==> flow/design.v <==
`timescale 1ns / 1ps
module mux_2x1_rtl(in_0, in_1, select, out);
	input	select;
	input in_0; 
	input in_1;
	output out;
	assign out = (in_0 && ~select) || (in_1 && select);
endmodule
`timescale 1ns / 1ps
module mux_4x1_behavioral(in_0, in_1, in_2, in_3, select, out);
	input in_0;
	input in_1;
	input in_2;
	input in_3;
	input [1:0] select;
	output out;
	reg out;
	always@(select, in_0, in_1, in_2, in_3)
	begin
		case(select)
			2'b00: out = in_0;
			2'b01: out = in_1;
			2'b10: out = in_2;
			2'b11: out = in_3;
		endcase
	end
endmodule
`timescale 1ns / 1ps
module bfa_gl(in_0, in_1, carry_in, result, carry_out);
	input in_0, in_1, carry_in;
	output result, carry_out;
	wire w_xor, w_and_0, w_and_1;
	xor X0(w_xor, in_0, in_1);
	xor X1(result, w_xor, carry_in);
	and A0(w_and_0, w_xor, carry_in);
	and A1(w_and_1, in_0, in_1);
	or O1(carry_out, w_and_0, w_and_1);
endmodule
`timescale 1ns / 1ps
module alu_bitslice(in_a, in_b, in_carry, in_control, out_carry, out_result);
	input in_a, in_b, in_carry;
	input [2:0] in_control;
	wire w_xor_b_c0, w_invert_a, w_and_a_b, w_or_a_b, w_sum, w_2x1;
	output out_result;
	output out_carry;
	xor (w_xor_b_c0, in_b, in_control[0]);
	or  (w_or_a_b, in_a, w_xor_b_c0);
	and (w_and_a_b, in_a, w_xor_b_c0);
	not (w_invert_a, in_a);
	bfa_gl bfa (in_a, w_xor_b_c0, in_carry, w_sum, out_carry);
	mux_2x1_rtl mux_2x1 (w_invert_a, w_xor_b_c0, in_control[0], w_2x1);
	mux_4x1_behavioral mux_4x1 (w_sum, w_or_a_b, w_and_a_b, w_2x1, in_control[2:1], out_result);
endmodule
`timescale 1ns / 1ps
module n_bit_alu(a_in, b_in, control_in, sum_out, carry_out, overflow_out, zero_out);
	parameter n = 8;
	input [7:0] a_in;
	input [7:0] b_in;
	input [2:0] control_in;
	output [7:0] sum_out; 
	output carry_out, overflow_out, zero_out;
	wire [8:0] carry;
	wire is_zero_out;
	and is_zero(is_zero_out, ~sum_out[0], ~sum_out[1], ~sum_out[2], ~sum_out[3], ~sum_out[4], ~sum_out[5], ~sum_out[6], ~sum_out[7]);
	genvar i;
	assign carry_out = carry[n];
	assign overflow_out = carry[n - 1] ^ carry[n];
	assign zero_out = is_zero_out;
	assign carry[0] = control_in[0];
	alu_bitslice adder(a_in[0], b_in[0], carry[0], control_in, carry[1], sum_out[0]); 
	generate 
		for (i = 1; i < n; i = i + 1)
			begin: aluBitGen
				alu_bitslice adder(a_in[i], b_in[i], carry[i], control_in, carry[i+1], sum_out[i]);
			end
	endgenerate
endmodule
`timescale 1ns / 1ps
module acc_cpu(
	input clk,
	input rst,
	output [7:0] imem_addr,
	input [15:0] imem_rdata,
	output reg dmem_req,
	output reg dmem_we,
	output reg [7:0] dmem_addr,
	output [7:0] dmem_wdata,
	input dmem_ack,
	input [7:0] dmem_rdata,
	input [7:0] in_data,
	input in_valid,
	output in_ready,
	output [7:0] out_data,
	output out_valid,
	input out_ready,
	output halted,
	output [7:0] acc,
	output flag_c,
	output flag_z,
	output flag_v
);
parameter S_F0 = 4'd0;    
parameter S_F1 = 4'd1;    
parameter S_DEC = 4'd2;   
parameter S_IND = 4'd3;   
parameter S_MEM = 4'd4;   
parameter S_EX = 4'd5;    
parameter S_ST = 4'd6;    
parameter S_MUL = 4'd7;   
parameter S_DIV = 4'd8;   
parameter S_DIVW = 4'd9;  
parameter S_IN = 4'd10;   
parameter S_OUT = 4'd11;  
parameter S_NX = 4'd12;   
parameter S_HLT = 4'd13;  
reg [3:0] state;
reg [7:0] pc, npc;
reg [15:0] ir;
reg [7:0] ACC;
reg C, Z, V;
reg [7:0] mdata;
reg [7:0] JSRaddrReg;
reg [7:0] InteruptAdrReg;
reg [3:0] HVPIReg;
reg [7:0] MULreg, MULreg2;
reg [7:0] DIVreg;
reg ev_ov, ev_bi, ev_ba;
wire [4:0] op = ir[15:11];
wire [2:0] mode = ir[10:8];
wire [7:0] imm = ir[7:0];
wire is_alu = (op[4:3] == 2'b00);
wire is_ld = (op == 5'b01000);
wire is_st = (op == 5'b01001);
wire is_shl = (op == 5'b01010);
wire is_shr = (op == 5'b01011);
wire is_in = (op == 5'b01100);
wire is_out = (op == 5'b01101);
wire is_hlt = (op == 5'b01110);
wire is_hv = (op == 5'b01111);
wire is_mul = (op == 5'b11000);
wire is_div = (op == 5'b11001);
wire is_br = (op == 5'b11010);
wire is_bz = (op == 5'b11011);
wire is_jsr = (op == 5'b11100);
wire is_rts = (op == 5'b11101);
wire is_rti = (op == 5'b11110);
wire is_bad = (op[4:3] == 2'b10) || (op == 5'b11111);
wire bad_mode = (is_alu || is_ld) && (mode > 3'd2);
reg [7:0] alu_b;
reg [2:0] alu_ctl;
wire [7:0] alu_out;
wire alu_c, alu_v, alu_z;
n_bit_alu ALU(ACC, alu_b, alu_ctl, alu_out, alu_c, alu_v, alu_z);
always @(*) begin
	alu_b = (mode == 3'd0) ? imm : mdata;
	alu_ctl = op[2:0];
	if (state == S_MUL) begin
		alu_b = MULreg2;
		alu_ctl = 3'b000;
	end else if (state == S_DIV) begin
		alu_b = imm;
		alu_ctl = 3'b001;
	end
end
wire ovf_en = (HVPIReg == 4'b0000) || HVPIReg[0];
wire bi_en = (HVPIReg == 4'b0000) || HVPIReg[1];
wire ba_en = (HVPIReg == 4'b0000) || HVPIReg[2];
assign imem_addr = pc;
assign dmem_wdata = ACC;
assign in_ready = (state == S_IN);
assign out_valid = (state == S_OUT);
assign out_data = ACC;
assign halted = (state == S_HLT);
assign acc = ACC;
assign flag_c = C;
assign flag_z = Z;
assign flag_v = V;
always @(posedge clk) begin
	if (rst) begin
		state <= S_F0;
		pc <= 8'd0;
		npc <= 8'd0;
		ir <= 16'd0;
		ACC <= 8'd0;
		C <= 1'b0;
		Z <= 1'b0;
		V <= 1'b0;
		mdata <= 8'd0;
		JSRaddrReg <= 8'd0;
		InteruptAdrReg <= 8'd0;
		HVPIReg <= 4'd0;
		MULreg <= 8'd0;
		MULreg2 <= 8'd0;
		DIVreg <= 8'd0;
		ev_ov <= 1'b0;
		ev_bi <= 1'b0;
		ev_ba <= 1'b0;
		dmem_req <= 1'b0;
		dmem_we <= 1'b0;
		dmem_addr <= 8'd0;
	end else begin
		case (state)
		S_F0: begin
			ev_ov <= 1'b0;
			ev_bi <= 1'b0;
			ev_ba <= 1'b0;
			state <= S_F1;
		end
		S_F1: begin
			ir <= imem_rdata;
			state <= S_DEC;
		end
		S_DEC: begin
			npc <= pc + 8'd1;
			if (bad_mode) begin
				ev_ba <= 1'b1;
				state <= S_NX;
			end else if (is_bad) begin
				ev_bi <= 1'b1;
				state <= S_NX;
			end else if ((is_alu || is_ld) && mode == 3'd1) begin
				dmem_req <= 1'b1;
				dmem_we <= 1'b0;
				dmem_addr <= imm;
				state <= S_MEM;
			end else if ((is_alu || is_ld) && mode == 3'd2) begin
				dmem_req <= 1'b1;
				dmem_we <= 1'b0;
				dmem_addr <= imm;
				state <= S_IND;
			end else if (is_alu || is_ld) begin
				state <= S_EX;
			end else if (is_st) begin
				dmem_req <= 1'b1;
				dmem_we <= 1'b1;
				dmem_addr <= imm;
				state <= S_ST;
			end else if (is_mul) begin
				MULreg <= imm;
				MULreg2 <= ACC;
				state <= S_MUL;
			end else if (is_div) begin
				if (imm == 8'd0) begin
					ACC <= 8'hff;
					state <= S_NX;
				end else begin
					DIVreg <= 8'd0;
					state <= S_DIV;
				end
			end else if (is_in) begin
				state <= S_IN;
			end else if (is_out) begin
				state <= S_OUT;
			end else if (is_hlt) begin
				state <= S_HLT;
			end else begin
				if (is_shl) ACC <= {ACC[6:0], 1'b0};
				if (is_shr) ACC <= {1'b0, ACC[7:1]};
				if (is_hv) HVPIReg <= imm[3:0];
				if (is_br || (is_bz && Z)) npc <= imm;
				if (is_jsr) begin
					JSRaddrReg <= pc + 8'd1;
					npc <= imm;
				end
				if (is_rts) npc <= JSRaddrReg;
				if (is_rti) npc <= InteruptAdrReg;
				state <= S_NX;
			end
		end
		S_IND: begin
			if (dmem_ack) begin
				dmem_req <= 1'b0;
				dmem_addr <= dmem_rdata;
				state <= S_MEM;
			end else if (!dmem_req) begin
				dmem_req <= 1'b1;
			end
		end
		S_MEM: begin
			if (dmem_ack) begin
				dmem_req <= 1'b0;
				mdata <= dmem_rdata;
				state <= S_EX;
			end else begin
				dmem_req <= 1'b1;
			end
		end
		S_EX: begin
			if (is_ld) begin
				ACC <= (mode == 3'd0) ? imm : mdata;
			end else begin
				ACC <= alu_out;
				C <= alu_c;
				Z <= alu_z;
				V <= alu_v;
				ev_ov <= alu_v;
			end
			state <= S_NX;
		end
		S_ST: begin
			if (dmem_ack) begin
				dmem_req <= 1'b0;
				dmem_we <= 1'b0;
				state <= S_NX;
			end
		end
		S_MUL: begin
			ACC <= alu_out;
			MULreg <= MULreg - 8'd1;
			if (MULreg == 8'd2) state <= S_NX;
		end
		S_DIV: begin
			if (alu_c) begin
				ACC <= alu_out;
				DIVreg <= DIVreg + 8'd1;
			end else begin
				state <= S_DIVW;
			end
		end
		S_DIVW: begin
			ACC <= DIVreg;
			state <= S_NX;
		end
		S_IN: begin
			if (in_valid) begin
				ACC <= in_data;
				state <= S_NX;
			end
		end
		S_OUT: begin
			if (out_ready) state <= S_NX;
		end
		S_NX: begin
			if (ev_ov && ovf_en) begin
				InteruptAdrReg <= npc;
				pc <= 8'd100;
			end else if (ev_bi && bi_en) begin
				InteruptAdrReg <= npc;
				pc <= 8'd110;
			end else if (ev_ba && ba_en) begin
				InteruptAdrReg <= npc;
				pc <= 8'd120;
			end else begin
				pc <= npc;
			end
			state <= S_F0;
		end
		S_HLT: begin
		end
		default: state <= S_F0;
		endcase
	end
end
endmodule
## Step by step through the tools: acc_cpu

Tool output for the design above, in the order of the flow.
Line numbers count from 1 in the design file above.
Library cell names are shortened.
The mark n/a stands for no value.

- Top: acc_cpu
- Clock input: clk
- Library: sky130hd
- Timing corner: tt_025C_1v80

## Word level

Source: Yosys, flattened and elaborated, memories not mapped. Widths are those after wreduce. Registers that Yosys merges into a memory's read port (data or address) are not register bits. Print and check cells do not count. Equal cells are merged and count once.

- Register bits: 112
- Latch bits: 0
- Bits in writable memories: 0
- Memory bits (read-only): 0
- Word width x clocked read ports: 0
- Memories kept: 0
- Output and inout port bits: 48
- Elaborated cells: 373

- Add/subtract/negate cells: 3
- Multipliers: 0
- Divide/modulo/power cells: 0
- Order comparisons: 1
- Eq/ne operators: 64
- Shift-type cells: 0
- Mux-type cells: 120
- Bitwise gates (word level): 94
- Reductions and logical operators: 70

Operators by type and width:

| cell | number |
|---|---|
| 2-to-1 mux 8 bit | 65 |
| 2-to-1 mux 4 bit | 14 |
| parallel mux 4 bit (select 12 bit) | 1 |
| parallel mux 8 bit (select 6 bit) | 1 |
| parallel mux 8 bit (select 2 bit) | 3 |
| != test 2 bit with constant B | 20 |
| equality test 5 x 4 -> 1 bit with constant B | 8 |
| equality test 5 bit with constant B | 8 |
| parallel mux 1 bit (select 4 bit) | 8 |
| inverter 1 bit | 30 |
| AND reduction 13 bit | 2 |
| XOR 1 bit | 25 |
| equality test 4 bit with constant B | 6 |
| AND reduction 8 bit | 3 |
| bitwise AND 1 bit | 23 |
| logical AND 1 bit | 23 |
| AND reduction 6 bit | 3 |
| 2-to-1 mux 3 bit | 6 |
| 2-to-1 mux 1 bit | 17 |
| bitwise OR 1 bit | 16 |
| equality test 4 x 3 -> 1 bit with constant B | 4 |
| adder 8 x 1 -> 8 bit with constant B | 2 |
| AND reduction 15 bit | 1 |
| logical OR 1 bit | 14 |
| nonzero test 2 bit | 6 |
| != test 3 bit with constant B | 4 |
| != test 4 bit with constant B | 3 |
| AND reduction 11 bit | 1 |

Not listed: further kinds 22, cells in them 35.

## Logic depth

Yosys ltp: most cells in a row. Word level: on the elaborated netlist, between registers, memories and ports. Mapped: between sequential cells and ports; inverters and the memories' decode and read muxes count.

- Word-level depth: 25
- ABC_AREA: 0
- Mapped depth: 22

## Netlist

The flow's flattened synthesis, as Yosys stat reports it; memories are mapped. The netlist is that of the ABC_AREA named above (0 if unset); the other value can give another one.

Cells by type:

| cell | number |
|---|---|
| dfxtp_1 | 122 |
| mux2i_1 | 52 |
| nor2_1 | 125 |
| a21oi_1 | 69 |
| nand2_1 | 69 |
| ha_1 | 20 |
| buf_4 | 26 |
| o21ai_0 | 35 |
| clkbuf_1 | 39 |
| fa_1 | 7 |
| nand3_1 | 27 |
| inv_1 | 32 |
| nor3_1 | 24 |
| a211oi_1 | 15 |
| mux2_2 | 10 |
| nand2b_1 | 17 |
| xnor2_1 | 12 |
| xor2_1 | 11 |

Other cell types: 68; their cells: 200.

- Cell count: 912
- Chip area (Yosys): 7430.9 um2
- Sequential area: 2442.3 um2
- Mapped flip-flops: 122

The figures by module come from a second, unflattened synthesis with its own total; it is not the netlist above.

- Cells (unflattened synthesis): 883
- Area (unflattened synthesis): 7404.6 um2

Rows give one instance, submodules left out.

By module:

| module | instances | cells | area (um2) |
|---|---|---|---|
| acc_cpu | 1 | 823 | 6716.4 |
| alu_bitslice | 8 | 4 | 25.0 |
| mux_4x1_behavioral | 8 | 1 | 22.5 |
| bfa_gl | 8 | 1 | 20.0 |
| mux_2x1_rtl | 8 | 1 | 15.0 |
| n_bit_alu | 1 | 4 | 27.5 |

## Timing after synthesis

Source: OpenSTA report_checks on the synthesized netlist (no wires, ideal clock, input and output delay 20% of the period each), path of least setup slack; recovery checks are left aside. Register names are those of the netlist, which keeps one name where synthesis merged equal registers.

- Path kind: register -> register
- Start: register ir[10]
- End: register ACC[4]
- Clock period: 7000 ps
- Library setup time: 137 ps
- Data arrival time: 5337 ps
- Data required time: 6863 ps
- Slack: 1525 ps
- Delay of the path: 5474 ps
- Stages on the path: 23
- Synthesis period reached: 5475 ps

"delay of the path" is the arrival time less input delay plus setup time.
"stages on the path": output pins that drive a net of the path, with the launching flip-flop's if there is one; two outputs of one cell count as two.
"synthesis period reached" = period - worst setup slack (recovery checks aside). The figure is calculated, with input and output delays left at 20% of the set period.
Between the ends stands the longest chain of elaborated cells between them, by number of cells; it is not shown to be the way that was timed. Of several equally long chains one is given.
A line is the first line of the expression or statement that the cell stems from. Yosys adds cells for indexed reads and writes and turns some case tables into memories.
A register here has more assigning lines than the two given.

- Cells stage by stage: dfxtp_1 -> buf_6 -> or3_4 -> buf_6 -> mux2i_1 -> xnor2_1 -> nor2_1 -> a21oi_1 -> mux2_2 -> fa_1 -> fa_1 -> fa_1 -> fa_1 -> fa_1 -> fa_1 -> inv_1 -> fa_1 -> a21oi_1 -> and3_1 -> buf_4 -> buf_6 -> nor2_1 -> a211oi_2
- Length of the longest elaborated chain: 24

RTL lines, path post-synthesis:

| item | line | text |
|---|---|---|
| start, declared | 118 | `reg [15:0] ir;` |
| start, assigned | 183 | `ir <= 16'd0;` |
| start, assigned | 210 | `ir <= imem_rdata;` |
| logical NOT 3 bit | 155 | `alu_b = (mode == 3'd0) ? imm : mdata;` |
| 2-to-1 mux 8 bit | 155 |  |
| 2-to-1 mux 8 bit | 160 | `end else if (state == S_DIV) begin` |
| 2-to-1 mux 8 bit | 157 | `if (state == S_MUL) begin` |
| XOR 1 bit | 46 | `xor (w_xor_b_c0, in_b, in_control[0]);` |
| XOR 1 bit | 33 | `xor X0(w_xor, in_0, in_1);` |
| bitwise AND 1 bit | 35 | `and A0(w_and_0, w_xor, carry_in);` |
| [... 10 more ...] | n/a |  |
| bitwise OR 1 bit | 37 | `or O1(carry_out, w_and_0, w_and_1);` |
| bitwise AND 1 bit | 35 |  |
| bitwise OR 1 bit | 37 |  |
| bitwise AND 1 bit | 35 |  |
| bitwise OR 1 bit | 37 |  |
| 2-to-1 mux 8 bit | 313 | `if (alu_c) begin` |
| parallel mux 8 bit (select 6 bit) | 202 | `case (state)` |
| end, assigned | 257 | `if (is_shl) ACC <= {ACC[6:0], 1'b0};` |
| end, assigned | 258 | `if (is_shr) ACC <= {1'b0, ACC[7:1]};` |
| end, declared | 119 | `reg [7:0] ACC;` |

## Timing after layout

From the final timing report of run 1: the path of least setup slack in the routed layout; clock arrival at registers is part of the times.
The path's times are printed in steps of 10 ps; the period is the one set.

- Path kind: register -> register
- Start: register state
- End: register ACC[7]
- Clock period: 8470 ps
- Library setup time: 70 ps
- Data arrival time: 6540 ps
- Data required time: 8820 ps
- Slack: 2290 ps
- Stages on the path: 15

Where an end lacks its bit number, it is one bit of the signal, or one of the new flip-flops if synthesis recoded a state register.
Between the ends stands the longest chain of elaborated cells between them, by number of cells; it is not shown to be the way that was timed. Of several equally long chains one is given.
A register here has more assigning lines than the two given.

- Cells stage by stage: dfxtp_1 -> inv_1 -> mux2_2 -> fa_1 -> fa_1 -> fa_1 -> fa_1 -> fa_1 -> fa_1 -> inv_1 -> fa_1 -> a21oi_1 -> and3_1 -> and4_1 -> nor3_1
- Length of the longest elaborated chain: 23

RTL lines, path after layout:

| item | line | text |
|---|---|---|
| start, declared | 116 | `reg [3:0] state;` |
| start, assigned | 180 | `state <= S_F0;` |
| start, assigned | 207 | `state <= S_F1;` |
| equality test 4 bit | 160 | `end else if (state == S_DIV) begin` |
| 2-to-1 mux 8 bit | 160 |  |
| 2-to-1 mux 8 bit | 157 | `if (state == S_MUL) begin` |
| XOR 1 bit | 46 | `xor (w_xor_b_c0, in_b, in_control[0]);` |
| XOR 1 bit | 33 | `xor X0(w_xor, in_0, in_1);` |
| bitwise AND 1 bit | 35 | `and A0(w_and_0, w_xor, carry_in);` |
| bitwise OR 1 bit | 37 | `or O1(carry_out, w_and_0, w_and_1);` |
| [... 9 more ...] | n/a |  |
| bitwise OR 1 bit | 37 |  |
| bitwise AND 1 bit | 35 |  |
| bitwise OR 1 bit | 37 |  |
| XOR 1 bit | 34 | `xor X1(result, w_xor, carry_in);` |
| parallel mux 1 bit (select 4 bit) | 20 | `case(select)` |
| 2-to-1 mux 8 bit | 313 | `if (alu_c) begin` |
| parallel mux 8 bit (select 6 bit) | 202 | `case (state)` |
| end, assigned | 257 | `if (is_shl) ACC <= {ACC[6:0], 1'b0};` |
| end, assigned | 258 | `if (is_shr) ACC <= {1'b0, ACC[7:1]};` |
| end, declared | 119 | `reg [7:0] ACC;` |

Data sheet: physical implementation of acc_cpu

Design acc_cpu on sky130hd. What follows are 4 stored runs of the flow, each under its own settings; their order means nothing. The constraints put input and output delay at 20% of the set period each and load the outputs with 0.01 pF.
By "achieved period" is meant the clock period of the run minus its worst setup slack. This is arithmetic on one report: input and output delays are still those of the set period (20% each).
"critical setup path time" means the part of the period allowed to the worst setup path (the constraints hold back 20% at inputs and 20% at outputs) less its slack; where the path has registers, the arrival times of their clocks count too.
"total design power": no workload was simulated; the value follows from the tool's default switching activity.
"critical setup path time" is given in steps of 10 ps.

### Run 1

==> flow/run.sh <==
#!/bin/bash
# the make line also repeats the synthesis and layout settings of config.mk as NAME=value (left out here)
make -C /OpenROAD-flow-scripts/flow DESIGN_CONFIG=/design/flow/config.mk WORK_HOME=/design/flow/orfs CLKGATE_MAP_FILE= finish
==> flow/config.mk <==
export PLATFORM = sky130hd
export DESIGN_NAME = acc_cpu
export DESIGN_NICKNAME = acc_cpu
export VERILOG_FILES = /design/flow/design.v
export SDC_FILE = /design/flow/constraint.sdc
export NUM_CORES = 4
export LEC_CHECK = 0
export CAP_MARGIN = 5
export CORE_ASPECT_RATIO = 1.15
export CORE_MARGIN = 7
export CORE_UTILIZATION = 36
export CTS_CLUSTER_DIAMETER = 365
export GPL_ROUTABILITY_DRIVEN = 0
export PLACE_DENSITY_LB_ADDON = 0.26
export SETUP_SLACK_MARGIN = -0.53
export SLEW_MARGIN = 20
export TNS_END_PERCENT = 30
==> flow/constraint.sdc <==
create_clock -name core_clock -period 8.47 [get_ports {clk}]
set_input_delay 1.6940 -clock core_clock [delete_from_list [all_inputs] [get_ports {clk}]]
set_output_delay 1.6940 -clock core_clock [all_outputs]
set_load 0.01 [all_outputs]

Results of run 1:
- Post-route worst hold slack: 458 ps
- Utilization of the finished layout: 43.3 %
- Total negative setup slack: 0 ps
- Area of the synthesized netlist: 7430.9 um2
- Setup slack of the critical path: 2287 ps
- Standard-cell area after routing: 8793.4 um2
- Die area: 24870.2 um2
- Achieved period: 6183 ps
- Critical setup path time: 6180 ps
- Type of the worst setup path: register -> register
- Total design power: 1531 uW

### Run 2

==> flow/run.sh <==
#!/bin/bash
# the make line also repeats the synthesis and layout settings of config.mk as NAME=value (left out here)
make -C /OpenROAD-flow-scripts/flow DESIGN_CONFIG=/design/flow/config.mk WORK_HOME=/design/flow/orfs CLKGATE_MAP_FILE= finish
==> flow/config.mk <==
export PLATFORM = sky130hd
export DESIGN_NAME = acc_cpu
export DESIGN_NICKNAME = acc_cpu
export VERILOG_FILES = /design/flow/design.v
export SDC_FILE = /design/flow/constraint.sdc
export NUM_CORES = 4
export LEC_CHECK = 0
export CAP_MARGIN = 20
export CELL_PAD_IN_SITES_DETAIL_PLACEMENT = 2
export CORE_ASPECT_RATIO = 0.74
export CORE_MARGIN = 9
export CORE_UTILIZATION = 30
export GPL_ROUTABILITY_DRIVEN = 0
export PLACE_DENSITY_LB_ADDON = 0.03
export SETUP_SLACK_MARGIN = 1.46
export SLEW_MARGIN = 25
export TNS_END_PERCENT = 85
==> flow/constraint.sdc <==
create_clock -name core_clock -period 5.36 [get_ports {clk}]
set_input_delay 1.0720 -clock core_clock [delete_from_list [all_inputs] [get_ports {clk}]]
set_output_delay 1.0720 -clock core_clock [all_outputs]
set_load 0.01 [all_outputs]

Results of run 2:
- Post-route worst hold slack: 472 ps
- Utilization of the finished layout: 38.5 %
- Total negative setup slack: 0 ps
- Area of the synthesized netlist: 7430.9 um2
- Setup slack of the critical path: 260 ps
- Standard-cell area after routing: 9366.5 um2
- Die area: 30823.5 um2
- Achieved period: 5100 ps
- Critical setup path time: 5100 ps
- Type of the worst setup path: register -> register
- Total design power: 2505 uW

### Run 3

==> flow/run.sh <==
#!/bin/bash
# the make line also repeats the synthesis and layout settings of config.mk as NAME=value (left out here)
make -C /OpenROAD-flow-scripts/flow DESIGN_CONFIG=/design/flow/config.mk WORK_HOME=/design/flow/orfs CLKGATE_MAP_FILE= finish
==> flow/config.mk <==
export PLATFORM = sky130hd
export DESIGN_NAME = acc_cpu
export DESIGN_NICKNAME = acc_cpu
export VERILOG_FILES = /design/flow/design.v
export SDC_FILE = /design/flow/constraint.sdc
export NUM_CORES = 4
export LEC_CHECK = 0
export ABC_AREA = 1
export CAP_MARGIN = 20
export CELL_PAD_IN_SITES_GLOBAL_PLACEMENT = 2
export CORE_ASPECT_RATIO = 1.42
export CORE_MARGIN = 2
export CORE_UTILIZATION = 35
export MAX_ROUTING_LAYER = met4
export MIN_ROUTING_LAYER = met1
export PLACE_DENSITY_LB_ADDON = 0.26
export SLEW_MARGIN = 20
==> flow/constraint.sdc <==
create_clock -name core_clock -period 6.17 [get_ports {clk}]
set_input_delay 1.2340 -clock core_clock [delete_from_list [all_inputs] [get_ports {clk}]]
set_output_delay 1.2340 -clock core_clock [all_outputs]
set_load 0.01 [all_outputs]

Results of run 3:
- Post-route worst hold slack: 459 ps
- Utilization of the finished layout: 42.9 %
- Total negative setup slack: 0 ps
- Area of the synthesized netlist: 7156.9 um2
- Setup slack of the critical path: 450 ps
- Standard-cell area after routing: 8662.1 um2
- Die area: 21625.6 um2
- Achieved period: 5720 ps
- Critical setup path time: 5720 ps
- Type of the worst setup path: register -> register
- Total design power: 2297 uW

### Run 4

==> flow/run.sh <==
#!/bin/bash
# the make line also repeats the synthesis and layout settings of config.mk as NAME=value (left out here)
make -C /OpenROAD-flow-scripts/flow DESIGN_CONFIG=/design/flow/config.mk WORK_HOME=/design/flow/orfs CLKGATE_MAP_FILE= finish
==> flow/config.mk <==
export PLATFORM = sky130hd
export DESIGN_NAME = acc_cpu
export DESIGN_NICKNAME = acc_cpu
export VERILOG_FILES = /design/flow/design.v
export SDC_FILE = /design/flow/constraint.sdc
export NUM_CORES = 4
export LEC_CHECK = 0
export ABC_AREA = 0
export CAP_MARGIN = 15
export CORE_ASPECT_RATIO = 1.41
export CORE_MARGIN = 7
export CORE_UTILIZATION = 26
export CTS_CLUSTER_SIZE = 59
export GPL_TIMING_DRIVEN = 0
export MAX_ROUTING_LAYER = met4
export MIN_ROUTING_LAYER = met1
export PLACE_DENSITY_LB_ADDON = 0.1
export SLEW_MARGIN = 20
==> flow/constraint.sdc <==
create_clock -name core_clock -period 10.7 [get_ports {clk}]
set_input_delay 2.1400 -clock core_clock [delete_from_list [all_inputs] [get_ports {clk}]]
set_output_delay 2.1400 -clock core_clock [all_outputs]
set_load 0.01 [all_outputs]

Results of run 4:
- Post-route worst hold slack: 480 ps
- Utilization of the finished layout: 33.2 %
- Total negative setup slack: 0 ps
- Area of the synthesized netlist: 7430.9 um2
- Setup slack of the critical path: 4347 ps
- Standard-cell area after routing: 9335.2 um2
- Die area: 33579.7 um2
- Achieved period: 6353 ps
- Critical setup path time: 6350 ps
- Type of the worst setup path: register -> register
- Total design power: 1249 uW
